==> flow/design.v <==
module memory_controller( CLK_48MHZ,RESET,SDRAM_STATUS,READ_CMD, GEIG_DATA, MAG_DATA, BA_READ,COL_READ, ROW_READ, 
BA_WRITE, COL_WRITE, ROW_WRITE
,NEXT_READ,NEXT_WRITE,DATA_OUT,BA_OUT,COL_OUT,ROW_OUT,CMD_OUT);
input CLK_48MHZ,RESET,SDRAM_STATUS, READ_CMD;
input [79:0] GEIG_DATA;
input [79:0] MAG_DATA;
input [1:0] BA_READ;
input [8:0] COL_READ;
input [12:0] ROW_READ;
input [1:0] BA_WRITE;
input [8:0] COL_WRITE;
input [12:0] ROW_WRITE;
output NEXT_READ, NEXT_WRITE;
output [15:0] DATA_OUT;
output [1:0] BA_OUT;
output [8:0] COL_OUT;
output [12:0] ROW_OUT;
output [1:0] CMD_OUT;
reg [79:0] geig_prev;
reg [79:0] geig_buffer;
parameter new_geig_cmd =2'b01;
parameter num_geig_cycles = 5;
reg [79:0] mag_prev;
reg [79:0] mag_buffer;
parameter new_mag_cmd =2'b10;
parameter num_mag_cycles = 5;
reg [79:0] data_buffer;
reg read_prev;
parameter new_read_cmd = 2'b11;
reg [23:0] read_address;
reg [23:0] write_address;
reg [7:0] schedule;
reg [2:0] num_cycles;
reg [2:0] write_count;
reg busy_hold;
reg next_write;
reg next_read;
reg [1:0] ba_out;
reg [12:0] row_out;
reg [8:0] col_out;
reg [15:0] data_out;
reg [1:0] cmd_out;
assign NEXT_WRITE = next_write;
assign NEXT_READ = next_read;
assign CMD_OUT = cmd_out;
assign BA_OUT = ba_out;
assign ROW_OUT = row_out;
assign COL_OUT = col_out;
assign DATA_OUT = data_out;
always @(posedge CLK_48MHZ or negedge RESET)
begin
if (RESET==1'b0) begin
    schedule = 8'b00000000;
    busy_hold = 1'b0;
    write_count=4'b0000;
    next_write<=0;
    next_read<=0;
    cmd_out<=2'b00;
    num_cycles=0;
    ba_out<=0;
    row_out<=0;
    col_out<=0;
    data_out<=0;
    write_address=0;
    read_address=0;
    mag_prev=80'b0;
    geig_prev=80'b0;
end else begin
write_address = {BA_WRITE,COL_WRITE,ROW_WRITE};
read_address = {BA_READ,COL_READ,ROW_READ};
if ((schedule[1:0] ==2'b00) && (RESET==1'b1)) begin
    schedule=schedule>>2;
end
if ((geig_prev!=GEIG_DATA) && (RESET==1'b1)) begin
    geig_buffer[79:0] = GEIG_DATA;
    geig_prev = GEIG_DATA;
    if (schedule[1:0] == 2'b00) begin
        schedule[1:0] = new_geig_cmd;
    end else if (schedule[3:2] ==2'b00) begin
        schedule[3:2] = new_geig_cmd;
    end else if (schedule[5:4] == 2'b00) begin
        schedule[5:4] = new_geig_cmd;
    end else begin
        schedule[7:6] = new_geig_cmd;
    end
end else begin
    geig_prev= GEIG_DATA;
end
if ((mag_prev!=MAG_DATA) && (RESET==1'b1)) begin
    mag_buffer[79:0] = MAG_DATA;
    mag_prev = MAG_DATA;
    if (schedule[1:0] == 2'b00) begin
        schedule[1:0] = new_mag_cmd;
    end else if (schedule[3:2] ==2'b00) begin
        schedule[3:2] = new_mag_cmd;
    end else if (schedule[5:4] == 2'b00) begin
        schedule[5:4] = new_mag_cmd;
    end else begin
        schedule[7:6] = new_mag_cmd;
    end
end else begin
    mag_prev=MAG_DATA;
end
if ((READ_CMD ==1'b1) && (read_prev ==1'b0) && (RESET==1'b1))begin
    read_prev=READ_CMD;
    if (schedule[1:0] == 2'b00) begin
        schedule[1:0] = new_read_cmd;
    end else if (schedule[3:2] ==2'b00) begin
        schedule[3:2] = new_read_cmd;
    end else if (schedule[5:4] == 2'b00) begin
        schedule[5:4] = new_read_cmd;
    end else begin
        schedule[7:6] = new_read_cmd;
    end
end else begin
    read_prev = READ_CMD;
end
if (((schedule[1:0] == new_geig_cmd) || (schedule[1:0] == new_mag_cmd)) && (RESET==1'b1)) begin
    if ((schedule[1:0] == new_geig_cmd) && (write_count==0)) begin
        num_cycles=num_geig_cycles;
        data_buffer[79:0] = geig_buffer;
    end else if ((schedule[1:0] == new_mag_cmd) && (write_count==0)) begin
        num_cycles = num_mag_cycles;
        data_buffer[79:0]=mag_buffer;
    end
    if (write_count<num_cycles) begin
        if ((SDRAM_STATUS==1'b1) && (busy_hold==1)) begin
            cmd_out<=2'b00;
        end
        if ((busy_hold==1'b1)&&(SDRAM_STATUS==1'b0)) begin
            next_write<=1'b1;
            data_buffer = data_buffer >>16;
            busy_hold=1'b0;
            write_count=write_count+1;
        end else if ((SDRAM_STATUS==1'b0) && (busy_hold==0)) begin
            next_write<=1'b0;
            cmd_out<=2'b10;
            ba_out<=BA_WRITE;
            row_out<=ROW_WRITE;
            col_out<=COL_WRITE;
            data_out<=data_buffer[15:0];
            busy_hold=1'b1;
        end
    end else if (write_count==num_cycles) begin
        write_count=0;
        schedule=schedule>>2;
    end
end else if ((schedule[1:0]==new_read_cmd) && (RESET==1'b1)) begin
    if (read_address == write_address) begin 
        schedule=schedule>>2;
    end else begin
        if ((SDRAM_STATUS==1'b1) && (busy_hold==1)) begin
            cmd_out<=2'b00;
        end    
        if ((SDRAM_STATUS==1'b0) && (busy_hold==1)) begin
            next_read<=1'b1;
            busy_hold=0;
            schedule=schedule>>2;
        end else if ((SDRAM_STATUS==1'b0) && (busy_hold==0)) begin
            next_read<=1'b0;
            cmd_out<=2'b01;
            ba_out<=BA_READ;
            row_out<=ROW_READ;
            col_out<=COL_READ;
            busy_hold=1'b1;
        end
    end
end
end  
end
endmodule
module sdram_interface(CLK_48MHZ,RESET,TIMESTAMP,A_IN_BANK,A_IN_COL,A_IN_ROW,D_IN,CMD_IN,
SDRAM_DQ_IN,SDRAM_DQ_OUT,SDRAM_DQ_OE,
SDRAM_A0,SDRAM_A1,SDRAM_A2,SDRAM_A3,SDRAM_A4,SDRAM_A5,SDRAM_A6,SDRAM_A7,SDRAM_A8,SDRAM_A9,SDRAM_A10,SDRAM_A11,
SDRAM_A12,
SDRAM_CLK_EN,SDRAM_BA0,SDRAM_BA1,SDRAM_CKE,SDRAM_CS,SDRAM_RAS,SDRAM_CAS,SDRAM_WE,SDRAM_DQML,SDRAM_DQMU,
STATUS,DATA_READ);
parameter t_rc = 4;  
parameter t_ras = 3;  
parameter t_rcd= 1;  
parameter t_rp = 2;  
parameter t_dpl = 1;  
parameter t_rrd =1;  
parameter t_ref = 1;  
input CLK_48MHZ;
input RESET;
input [23:0] TIMESTAMP;
input [1:0] CMD_IN;  
input [1:0] A_IN_BANK;
input [8:0] A_IN_COL;
input [12:0] A_IN_ROW;
input [15:0] D_IN;
input [15:0] SDRAM_DQ_IN;
output [15:0] SDRAM_DQ_OUT;
output SDRAM_DQ_OE;
output SDRAM_A0,SDRAM_A1,SDRAM_A2,SDRAM_A3,SDRAM_A4,SDRAM_A5,SDRAM_A6,SDRAM_A7,SDRAM_A8,SDRAM_A9,SDRAM_A10,
SDRAM_A11,SDRAM_A12,
SDRAM_CLK_EN,SDRAM_BA0,SDRAM_BA1,SDRAM_CKE,SDRAM_CS,SDRAM_RAS,SDRAM_CAS,SDRAM_WE,SDRAM_DQML,SDRAM_DQMU;
output STATUS;
output [15:0] DATA_READ;
reg busy;
assign STATUS=busy;
reg [15:0] dout;  
reg weVAL;  
assign SDRAM_DQ_OUT = dout;
assign SDRAM_DQ_OE = weVAL;
reg [15:0] dread;  
assign DATA_READ[0] = dread[0];
assign DATA_READ[1] = dread[1];
assign DATA_READ[2] = dread[2];
assign DATA_READ[3] = dread[3];
assign DATA_READ[4] = dread[4];
assign DATA_READ[5] = dread[5];
assign DATA_READ[6] = dread[6];
assign DATA_READ[7] = dread[7];
assign DATA_READ[8] = dread[8];
assign DATA_READ[9] = dread[9];
assign DATA_READ[10] = dread[10];
assign DATA_READ[11] = dread[11];
assign DATA_READ[12] = dread[12];
assign DATA_READ[13] = dread[13];
assign DATA_READ[14] = dread[14];
assign DATA_READ[15] = dread[15];
reg [12:0] address;
assign SDRAM_A0 = address[0];
assign SDRAM_A1 = address[1];
assign SDRAM_A2 = address[2];
assign SDRAM_A3 = address[3];
assign SDRAM_A4 = address[4];
assign SDRAM_A5 = address[5];
assign SDRAM_A6 = address[6];
assign SDRAM_A7 = address[7];
assign SDRAM_A8 = address[8];
assign SDRAM_A9 = address[9];
assign SDRAM_A10 = address[10];
assign SDRAM_A11 = address[11];
assign SDRAM_A12 = address[12];
reg pwr_up_hold;
reg pwr_stabalize;
reg [3:0] init_counter;
reg [23:0] ts_delay;
assign SDRAM_CLK_EN = pwr_stabalize;  
reg cke;
reg cs;
reg ras;
reg cas;
reg we;
reg ba0;
reg ba1;
reg dqmu;
reg dqml;
assign SDRAM_CKE = cke;
assign SDRAM_CS =  cs;
assign SDRAM_RAS=  ras;
assign SDRAM_CAS=  cas;
assign SDRAM_WE=   we;
assign SDRAM_BA0=  ba0;
assign SDRAM_BA1=  ba1;
assign SDRAM_DQMU= dqmu;
assign SDRAM_DQML= dqml;
reg write_cycle;
reg write_exit;
reg [3:0] write_counter;
reg read_cycle;
reg [3:0] read_counter;
reg read_exit;
reg idle_cycle;
always @(negedge CLK_48MHZ or negedge RESET)
begin
if (RESET==1'b0) begin
    weVAL<=1'b0;
    pwr_up_hold=1'b1;
    busy=1'b1;
    pwr_stabalize=1'b0;
    init_counter=4'b0;
    write_cycle=1'b0;
    write_exit=1'b0;
    write_counter=4'b0;
    read_cycle=1'b0;
    read_counter=4'b0;
    read_exit=1'b0;
    idle_cycle=1'b0;
    dout<=0;
    address=0;
    dread<=0;
    ts_delay=0;
    cke<=1'b0;
    cs<=1'b0;
    ras<=1'b0;
    cas<=1'b0;
    we<=1'b0;
    ba0<=1'b0;
    ba1<=1'b0;
    dqmu<=1'b0;
    dqml<=1'b0;
end else begin
    if (busy==0) begin
        if (CMD_IN==2) begin
            write_cycle=1;
            write_exit=0;
        end else if (CMD_IN==1) begin
            read_cycle=1;
            read_exit=0;
        end else begin
            idle_cycle=1;
        end
    end
    if (write_cycle==1) begin
        if (write_counter==t_rc+t_ras+2) begin
            cke<=0;
            cs<=0;
            ras<=0;
            cas<=0;
            we<=1;
            address=13'b0;
            busy=0;
            write_cycle=0;
            write_counter=0;
            write_exit=1;
        end
        if ((write_counter>t_rc+t_ras) && (write_counter<t_rc+t_ras+2)) begin
            cke<=1;
            cs<=0;
            ras<=1;
            cas<=1;
            we<=1;
            dqml<=1;
            dqmu<=1;
            weVAL<=0;
            address=13'b0;
            write_counter=write_counter+1;
        end
        if (write_counter==t_rc+t_ras) begin
            cke<=1;
            cs<=0;
            ras<=1;
            cas<=0;
            we<=0;
            address[8:0] = A_IN_COL;
            address[10] =1;
            weVAL<=1;
            dout<=D_IN;  
            write_counter=write_counter+1;
        end
        if ((write_counter>t_rc) && (write_counter<t_rc+t_ras)) begin
            cke<=1;
            cs<=0;
            ras<=1;
            cas<=1;
            we<=1;
            address=13'b0;
            write_counter=write_counter+1;
        end
        if (write_counter==t_rc) begin
            cke<=1;
            cs<=0;
            ras<=0;
            cas<=1;
            we<=1;
            dqmu<=0;
            dqml<=0;
            ba0<=A_IN_BANK[0];
            ba1<=A_IN_BANK[1];
            address=A_IN_ROW;
            write_counter=write_counter+1;
        end
        if ((write_counter>0) && (write_counter<t_rc)) begin
            cke<=1;
            cs<=0;
            ras<=1;
            cas<=1;
            we<=1;
            address=13'b0;
            write_counter=write_counter+1;
        end
        if ((write_counter==0) && (write_exit==0)) begin
            cke<=1;
            cs<=0;
            ras<=1;
            cas<=1;
            we<=1;
            busy=1;
            write_counter=write_counter+1;
        end
    end
    if (read_cycle==1) begin
        if (read_counter==t_rc+t_ras+5) begin
            cke<=0;
            cs<=0;
            ras<=0;
            cas<=0;
            we<=1;
            address=13'b0;
            busy=0;
            read_cycle=0;
            read_counter=0;
            read_exit=1;
        end
        if (read_counter==t_rc+t_ras+4) begin
            cke<=1;
            cs<=0;
            ras<=1;
            cas<=1;
            we<=1;
            dqmu<=1;
            dqml<=1;
            address=13'b0;
            read_counter=read_counter+1;
        end
        if (read_counter==t_rc+t_ras+3) begin
            cke<=1;
            cs<=0;
            ras<=1;
            cas<=1;
            we<=1;
            dread<=SDRAM_DQ_IN;
            address=13'b0;
            read_counter=read_counter+1;
        end
        if ((read_counter>t_rc+t_ras) && (read_counter<t_rc+t_ras+3)) begin
            cke<=1;
            cs<=0;
            ras<=1;
            cas<=1;
            we<=1;
            address=13'b0;
            read_counter=read_counter+1;
        end
        if (read_counter==t_rc+t_ras) begin
            cke<=1;
            cs<=0;
            ras<=1;
            cas<=0;
            we<=1;
            address[8:0] = A_IN_COL;
            address[10] =1; 
            dread<= 16'b0;
            read_counter=read_counter+1;
        end
        if ((read_counter>t_rc) && (read_counter<t_rc+t_ras)) begin
            cke<=1;
            cs<=0;
            ras<=1;
            cas<=1;
            we<=1;
            address=13'b0;
            read_counter=read_counter+1;
        end
        if (read_counter==t_rc) begin
            cke<=1;
            cs<=0;
            ras<=0;
            cas<=1;
            we<=1;
            dqmu<=0;
            dqml<=0;
            ba0<=A_IN_BANK[0];
            ba1<=A_IN_BANK[1];
            address=A_IN_ROW;
            read_counter=read_counter+1;
        end
        if ((read_counter>0) && (read_counter<t_rc)) begin
            cke<=1;
            cs<=0;
            ras<=1;
            cas<=1;
            we<=1;
            address=13'b0;
            read_counter=read_counter+1;
        end
        if ((read_counter==0) && (read_exit==0)) begin
            cke<=1;
            cs<=0;
            ras<=1;
            cas<=1;
            we<=1;
            busy=1;
            read_counter=read_counter+1;
        end
    end
    if (pwr_up_hold==1'b1) begin
        if (TIMESTAMP < 2) begin
            cke<=1'b0;
            cs<=1'b0;
            dqml<=1'b0;
            dqmu<=1'b0;
            dout<=16'b0;
            busy=1;
        end else if ((TIMESTAMP>=2)&&(TIMESTAMP<4)) begin
            pwr_stabalize=1'b1;
            cke<=1'b1;
            dqml<=1'b1;
            dqmu<=1'b1;
        end else if (TIMESTAMP>=4) begin  
            if (init_counter==t_rp+1+t_rc+1+1) begin
                cke<=0;
                cs<=0;
                ras<=0;
                cas<=0;
                we<=1;
                address=13'b0;
                pwr_up_hold=1'b0;  
                busy=0;
            end
            if (init_counter==t_rp+1+t_rc+1) begin
                cke<=1;
                cs<=0;
                ras<=1;
                cas<=1;
                we<=1;
                address=13'b0;
                init_counter=init_counter+1;
            end
            if (init_counter==t_rp+1+t_rc) begin
                cke<=1;
                cs<=0;
                ras<=0;
                cas<=0;
                we<=0;
                ba1<=0;
                ba0<=1;
                address=13'b0001000100000;
                init_counter=init_counter+1;
            end
            if ((init_counter>t_rp+1) && (init_counter<t_rp+1+t_rc)) begin
                cke<=1;
                cs<=0;
                ras<=1;
                cas<=1;
                we<=1;
                address=13'b0;
                init_counter=init_counter+1;
            end
            if ((init_counter==t_rp+1) && (TIMESTAMP==ts_delay)) begin
                cke<=1;
                cs<=0;
                ras<=1;
                cas<=1;
                we<=1;
                init_counter=init_counter+1;
            end
            if ((init_counter==t_rp+1) && (TIMESTAMP!=ts_delay)) begin
                cke<=0;
                cs<=0;
                ras<=1;
                cas<=1;
                we<=1;
                address=13'b0;
            end
            if (init_counter==t_rp) begin
                cke<=0;
                cs<=0;
                ras<=0;
                cas<=0;
                we<=1;
                address=13'b0;
                init_counter=init_counter+1;
                ts_delay=TIMESTAMP+1;
            end
            if ((init_counter>0) && (init_counter<t_rp)) begin
                cke<=1;
                cs<=0;
                ras<=1;
                cas<=1;
                we<=1;
                address=13'b0;
                init_counter=init_counter+1;
            end
            if (init_counter==0) begin
                cke<=1;
                cs<=0;
                ras<=0;
                cas<=1;
                we<=0;
                address[10]=1;
                init_counter=init_counter+1;
            end
        end
    end
end  
end
endmodule
module read_buffer( CLK_48MHZ,RESET,NEXT_BYTE,DATA_READ,ROW_WRITE,READ_CMD,BYTE_OUT);
input CLK_48MHZ, RESET, NEXT_BYTE;
input [15:0] DATA_READ;
input [12:0] ROW_WRITE;
output READ_CMD;
output [7:0] BYTE_OUT;
reg read_cmd;
reg [1:0] init_stage;
reg [8:0] init_wait;
reg [7:0] byte_out;
reg [1:0] position;
reg next_byte_prev;
reg [15:0] buffer_a;
reg [15:0] buffer_b;
assign BYTE_OUT = byte_out;
assign READ_CMD = read_cmd;
always @(posedge CLK_48MHZ or negedge RESET) begin
    if (RESET==1'b0) begin
        read_cmd<=1'b0;
        position<= 2'b00;
        byte_out<=8'b0;
        next_byte_prev<=1'b0;
        init_stage=1;
        init_wait=0;
        buffer_a<=0;
        buffer_b<=0;
    end else begin
        next_byte_prev<=NEXT_BYTE;
        if ((NEXT_BYTE==1'b1) && (next_byte_prev==1'b0) && (init_stage==0)) begin
            if (position==2'b00) begin
                byte_out<=buffer_a[7:0];
                position<=position+1;
            end else if (position==2'b01) begin
                byte_out<=buffer_a[15:8];
                position<=position+1;
            end else if (position==2'b10) begin
                byte_out<=buffer_b[7:0];
                position<=position+1;
            end else begin
                byte_out<=buffer_b[15:8];
                position<=2'b00;
            end
        end
        if ((init_stage==1) && (ROW_WRITE>=13'b0000000000011)) begin
            read_cmd<=1'b1;
            init_stage=2;
        end
        if (init_stage==2) begin
            if (init_wait<300) begin
                buffer_a<=DATA_READ;
                init_wait=init_wait+1;
            end else if ((init_wait>=300) && (init_wait<400)) begin
                read_cmd<=1'b0;
                init_wait=init_wait+1;
            end else if (init_wait>=400) begin
                read_cmd<=1'b1;
                init_wait=0;
                init_stage=0;
            end 
        end
        if ((position==2'b00) && (init_stage==0)) begin
            read_cmd<=1'b1;
        end
        if ((position==2'b01) && (init_stage==0)) begin
            read_cmd<=1'b0;
            buffer_b<=DATA_READ;
        end
        if ((position==2'b10) && (init_stage==0)) begin
            read_cmd<=1'b1;
        end
        if ((position==2'b11) && (init_stage==0)) begin
            buffer_a<=DATA_READ;
            read_cmd<=1'b0;
        end
    end
end
endmodule
module write_address_traversal( CLK,RESET,NEXT, BA_WRITE_OUT, ROW_WRITE_OUT,COL_WRITE_OUT );
input CLK, NEXT, RESET;
output [1:0] BA_WRITE_OUT;
output [8:0] COL_WRITE_OUT;
output [12:0] ROW_WRITE_OUT;
reg [23:0] current_count;
reg next_prev;  
assign BA_WRITE_OUT = current_count[23:22];
assign COL_WRITE_OUT = current_count[21:13];
assign ROW_WRITE_OUT = current_count[12:0];
always @(negedge CLK or negedge RESET)
begin
if (RESET==1'b0) begin
    current_count=24'b0;
    next_prev=1'b0;
end else begin
    if (NEXT && !next_prev) begin
    if (current_count == 24'b111111111111111111111111) begin
        current_count = 24'b0;
    end else begin
        current_count = current_count+1;
    end
end
    next_prev = NEXT;
end
end
endmodule
module read_address_traversal( CLK,NEXT,RESET, BA_READ_OUT, ROW_READ_OUT,COL_READ_OUT );
input CLK,NEXT,RESET;
output [1:0] BA_READ_OUT;
output [8:0] COL_READ_OUT;
output [12:0] ROW_READ_OUT;
reg [23:0] current_count;
reg next_prev;  
assign BA_READ_OUT = current_count[23:22];
assign COL_READ_OUT = current_count[21:13];
assign ROW_READ_OUT = current_count[12:0];
always @(negedge CLK or negedge RESET)
begin
if (RESET==1'b0) begin
    current_count=24'b0;
    next_prev=1'b0;
end else begin
    if (NEXT && !next_prev) begin
    if (current_count == 24'b111111111111111111111111) begin
        current_count = 24'b0;
    end else begin
        current_count = current_count+1;
    end
    end
    next_prev = NEXT;
    end
end
endmodule
module sdram_logger (
    input         clk,           
    input         rst_n,         
    input  [23:0] timestamp,     
    input  [79:0] geig_data,     
    input  [79:0] mag_data,      
    input         next_byte,     
    input  [15:0] sdram_dq_in,   
    output [15:0] sdram_dq_out,  
    output        sdram_dq_oe,   
    output [12:0] sdram_a,
    output [1:0]  sdram_ba,
    output        sdram_clk_en,
    output        sdram_cke,
    output        sdram_cs,
    output        sdram_ras,
    output        sdram_cas,
    output        sdram_we,
    output        sdram_dqml,
    output        sdram_dqmu,
    output [7:0]  byte_out       
);
wire        sdram_status;
wire [15:0] data_read;
wire        next_read, next_write, read_cmd;
wire [15:0] mc_data_out;
wire [1:0]  mc_ba_out, mc_cmd_out;
wire [8:0]  mc_col_out;
wire [12:0] mc_row_out;
wire [1:0]  ba_read, ba_write;
wire [8:0]  col_read, col_write;
wire [12:0] row_read, row_write;
memory_controller memory_controller_0(
    .CLK_48MHZ    ( clk ),
    .RESET        ( rst_n ),
    .SDRAM_STATUS ( sdram_status ),
    .READ_CMD     ( read_cmd ),
    .GEIG_DATA    ( geig_data ),
    .MAG_DATA     ( mag_data ),
    .BA_READ      ( ba_read ),
    .COL_READ     ( col_read ),
    .ROW_READ     ( row_read ),
    .BA_WRITE     ( ba_write ),
    .COL_WRITE    ( col_write ),
    .ROW_WRITE    ( row_write ),
    .NEXT_READ    ( next_read ),
    .NEXT_WRITE   ( next_write ),
    .DATA_OUT     ( mc_data_out ),
    .BA_OUT       ( mc_ba_out ),
    .COL_OUT      ( mc_col_out ),
    .ROW_OUT      ( mc_row_out ),
    .CMD_OUT      ( mc_cmd_out )
);
read_address_traversal read_address_traversal_0(
    .CLK          ( clk ),
    .NEXT         ( next_read ),
    .RESET        ( rst_n ),
    .BA_READ_OUT  ( ba_read ),
    .ROW_READ_OUT ( row_read ),
    .COL_READ_OUT ( col_read )
);
write_address_traversal write_address_traversal_0(
    .CLK           ( clk ),
    .RESET         ( rst_n ),
    .NEXT          ( next_write ),
    .BA_WRITE_OUT  ( ba_write ),
    .ROW_WRITE_OUT ( row_write ),
    .COL_WRITE_OUT ( col_write )
);
read_buffer read_buffer_0(
    .CLK_48MHZ ( clk ),
    .RESET     ( rst_n ),
    .NEXT_BYTE ( next_byte ),
    .DATA_READ ( data_read ),
    .ROW_WRITE ( row_write ),
    .READ_CMD  ( read_cmd ),
    .BYTE_OUT  ( byte_out )
);
sdram_interface sdram_interface_0(
    .CLK_48MHZ    ( clk ),
    .RESET        ( rst_n ),
    .TIMESTAMP    ( timestamp ),
    .A_IN_BANK    ( mc_ba_out ),
    .A_IN_COL     ( mc_col_out ),
    .A_IN_ROW     ( mc_row_out ),
    .D_IN         ( mc_data_out ),
    .CMD_IN       ( mc_cmd_out ),
    .SDRAM_DQ_IN  ( sdram_dq_in ),
    .SDRAM_DQ_OUT ( sdram_dq_out ),
    .SDRAM_DQ_OE  ( sdram_dq_oe ),
    .SDRAM_A0  ( sdram_a[0] ),  .SDRAM_A1  ( sdram_a[1] ),  .SDRAM_A2  ( sdram_a[2] ),
    .SDRAM_A3  ( sdram_a[3] ),  .SDRAM_A4  ( sdram_a[4] ),  .SDRAM_A5  ( sdram_a[5] ),
    .SDRAM_A6  ( sdram_a[6] ),  .SDRAM_A7  ( sdram_a[7] ),  .SDRAM_A8  ( sdram_a[8] ),
    .SDRAM_A9  ( sdram_a[9] ),  .SDRAM_A10 ( sdram_a[10] ), .SDRAM_A11 ( sdram_a[11] ),
    .SDRAM_A12 ( sdram_a[12] ),
    .SDRAM_CLK_EN ( sdram_clk_en ),
    .SDRAM_BA0    ( sdram_ba[0] ),
    .SDRAM_BA1    ( sdram_ba[1] ),
    .SDRAM_CKE    ( sdram_cke ),
    .SDRAM_CS     ( sdram_cs ),
    .SDRAM_RAS    ( sdram_ras ),
    .SDRAM_CAS    ( sdram_cas ),
    .SDRAM_WE     ( sdram_we ),
    .SDRAM_DQML   ( sdram_dqml ),
    .SDRAM_DQMU   ( sdram_dqmu ),
    .STATUS       ( sdram_status ),
    .DATA_READ    ( data_read )
);
endmodule
Hand-over note for sdram_logger

Tool chain data of sdram_logger

Each step is given for the RTL above and for the edited RTL.
"before" refers to lines of the RTL above, "after" to lines of the edited file.
"difference" is "after" less "before", of the values as shown.
Cell names lack the library's common part.
The mark -- stands for no value.

Top module: sdram_logger
Clock port: clk
Standard-cell library: sky130hd
Library corner: tt_025C_1v80

Edit of the RTL

Unified diff, file above to edited file.
The edited RTL no longer does the same as the RTL above: the edit was made by script, with no optimisation intended.

```diff
@@ -480,5 +480,5 @@
     end
     if (pwr_up_hold==1'b1) begin
-        if (TIMESTAMP < 2) begin
+        if (TIMESTAMP >= 2) begin
             cke<=1'b0;
             cs<=1'b0;
```

Word-level counts

Counts by Yosys on the flattened word-level netlist (proc, flatten, opt, wreduce; memories kept). Register bits leave out memories and registers merged into their read ports (data or address). Print and check cells are left out. Cells with the same type and inputs are merged into one.

Bit counts:

| what                            | before | after | difference |
| register bits after elaboration | 663    | 663   | 0 |
| output and inout port bits      | 48     | 48    | 0 |

Operators by class:

| what                             | before | after | difference |
| order comparisons                | 26     | 25    | -1 |
| eq/ne operators                  | 35     | 35    | 0 |
| reductions and logical operators | 77     | 77    | 0 |
| bitwise logic cells              | 11     | 11    | 0 |
| mux-type cells                   | 438    | 438   | 0 |
| $add $sub $neg                   | 27     | 27    | 0 |

Operators with widths:

| cell                                                         | before | after | difference |
| less-than comparator 24 x 2 -> 1 bit (second input constant) | 1      | 0     | -1 |

Unchanged operator kinds not shown: 55.

Logic depth

Depth = most cells in a row (Yosys ltp): at word level without a register or memory, in the mapped netlist without a sequential cell, where the memories' decode and read muxes count.

Depth:

| what                          | before | after | difference |
| depth after elaboration       | 49     | 49    | 0 |
| ABC_AREA                      | 0      | 0     | -- |
| mapped depth                  | 35     | 39    | +4 |
| gate-level depth less buffers | 34     | 39    | +5 |

Mapped cells and area

Yosys stat after the flow's synthesis: flattened, memories mapped to cells. It holds for the ABC_AREA given above (unset counts as 0); a run with the other value may have another netlist.

Synthesis totals:

| what                 | before  | after   | difference |
| mapped cells         | 3105    | 2637    | -468 |
| buffers              | 191     | 148     | -43 |
| synthesis area (um2) | 33469.6 | 29980.0 | -3489.6 |
| flip-flops           | 662     | 634     | -28 |

Cells by type:

| type      | before | after | difference |
| a21oi_1   | 137    | 265   | +128 |
| o21ai_0   | 288    | 187   | -101 |
| mux2i_1   | 109    | 186   | +77 |
| nand2_1   | 268    | 196   | -72 |
| nor2_1    | 201    | 145   | -56 |
| xor2_1    | 83     | 39    | -44 |
| o21ba_2   | 34     | 0     | -34 |
| o211ai_1  | 40     | 7     | -33 |
| o22a_1    | 33     | 0     | -33 |
| a2bb2oi_1 | 31     | 0     | -31 |
| clkbuf_1  | 134    | 105   | -29 |
| dfrtn_1   | 146    | 118   | -28 |
| a31oi_1   | 30     | 9     | -21 |
| and2_1    | 22     | 5     | -17 |
| o2bb2ai_1 | 19     | 2     | -17 |
| nand4_1   | 69     | 54    | -15 |
| a21o_1    | 22     | 7     | -15 |
| nand3_1   | 53     | 41    | -12 |

Unchanged cell types not shown: 18.
Not every row of either side is listed.
The figures by module come from a second, unflattened synthesis with its own total; it is not the netlist above.

Unflattened totals:

| what                                          | before  | after   | difference |
| cell total of the unflattened synthesis       | 3046    | 2700    | -346 |
| area total of the unflattened synthesis (um2) | 33193.1 | 30589.3 | -2603.8 |

Rows give one instance, submodules left out.

Modules, before:

| module                  | area (um2) | seq. area (um2) | cells | times used |
| memory_controller       | 20822.5    | 12667.1         | 1670  | 1 |
| sdram_interface         | 7148.1     | 2454.9          | 897   | 1 |
| read_buffer             | 2756.4     | 1402.6          | 238   | 1 |
| read_address_traversal  | 1251.2     | 625.6           | 122   | 1 |
| write_address_traversal | 1214.9     | 625.6           | 119   | 1 |
| sdram_logger            | 0.0        | 0.0             | 0     | 1 |

Modules, after:

| module                  | area (um2) | seq. area (um2) | cells | times used |
| memory_controller       | 20822.5    | 12667.1         | 1670  | 1 |
| sdram_interface         | 4544.4     | 1754.2          | 551   | 1 |
| read_buffer             | 2756.4     | 1402.6          | 238   | 1 |
| read_address_traversal  | 1251.2     | 625.6           | 122   | 1 |
| write_address_traversal | 1214.9     | 625.6           | 119   | 1 |
| sdram_logger            | 0.0        | 0.0             | 0     | 1 |

Measured runs

Both versions went through the flow (Yosys, OpenROAD) with the same settings in each pair. Constraints: input delay and output delay 20% of the set period each, output load 0.01 pF.

Settings, pair 1:
CORE_UTILIZATION: 40
period_ns: 14.0
CAP_MARGIN: 20
CORE_MARGIN: 2
SLEW_MARGIN: 20

Measured results, pair 1:

| what                                                    | before  | after   | difference |
| setup slack of the worst path (ns)                      | 1.038   | 2.537   | +1.499 |
| die size (um2)                                          | 86004.4 | 77156.2 | -8848.2 |
| worst hold slack in the final report (ns)               | 0.410   | 0.326   | -0.084 |
| synthesized cell area (um2)                             | 33469.6 | 29980.0 | -3489.6 |
| power consumption (mW)                                  | 4.734   | 4.658   | -0.076 |
| total negative setup slack (ns)                         | 0.000   | 0.000   | 0.000 |
| post-route utilization                                  | 0.473   | 0.481   | +0.008 |
| area of the standard cells in the finished layout (um2) | 39426.6 | 35785.6 | -3641.0 |

Settings, pair 2:
CORE_MARGIN: 7
CORE_UTILIZATION: 64
PLACE_DENSITY_LB_ADDON: 0.24
SETUP_SLACK_MARGIN: -1.9
period_ns: 19.0
CAP_MARGIN: 20
SLEW_MARGIN: 20

Measured results, pair 2:

| what                                                    | before  | after   | difference |
| setup slack of the worst path (ns)                      | 2.268   | 4.032   | +1.764 |
| die size (um2)                                          | 58896.0 | 53100.3 | -5795.7 |
| worst hold slack in the final report (ns)               | 0.429   | 0.326   | -0.103 |
| synthesized cell area (um2)                             | 33469.6 | 29980.0 | -3489.6 |
| power consumption (mW)                                  | 3.381   | 3.226   | -0.155 |
| total negative setup slack (ns)                         | 0.000   | 0.000   | 0.000 |
| post-route utilization                                  | 0.749   | 0.752   | +0.003 |
| area of the standard cells in the finished layout (um2) | 38587.0 | 34839.7 | -3747.3 |

"power consumption": no workload was simulated; the value follows from the tool's default switching activity.

End of note.
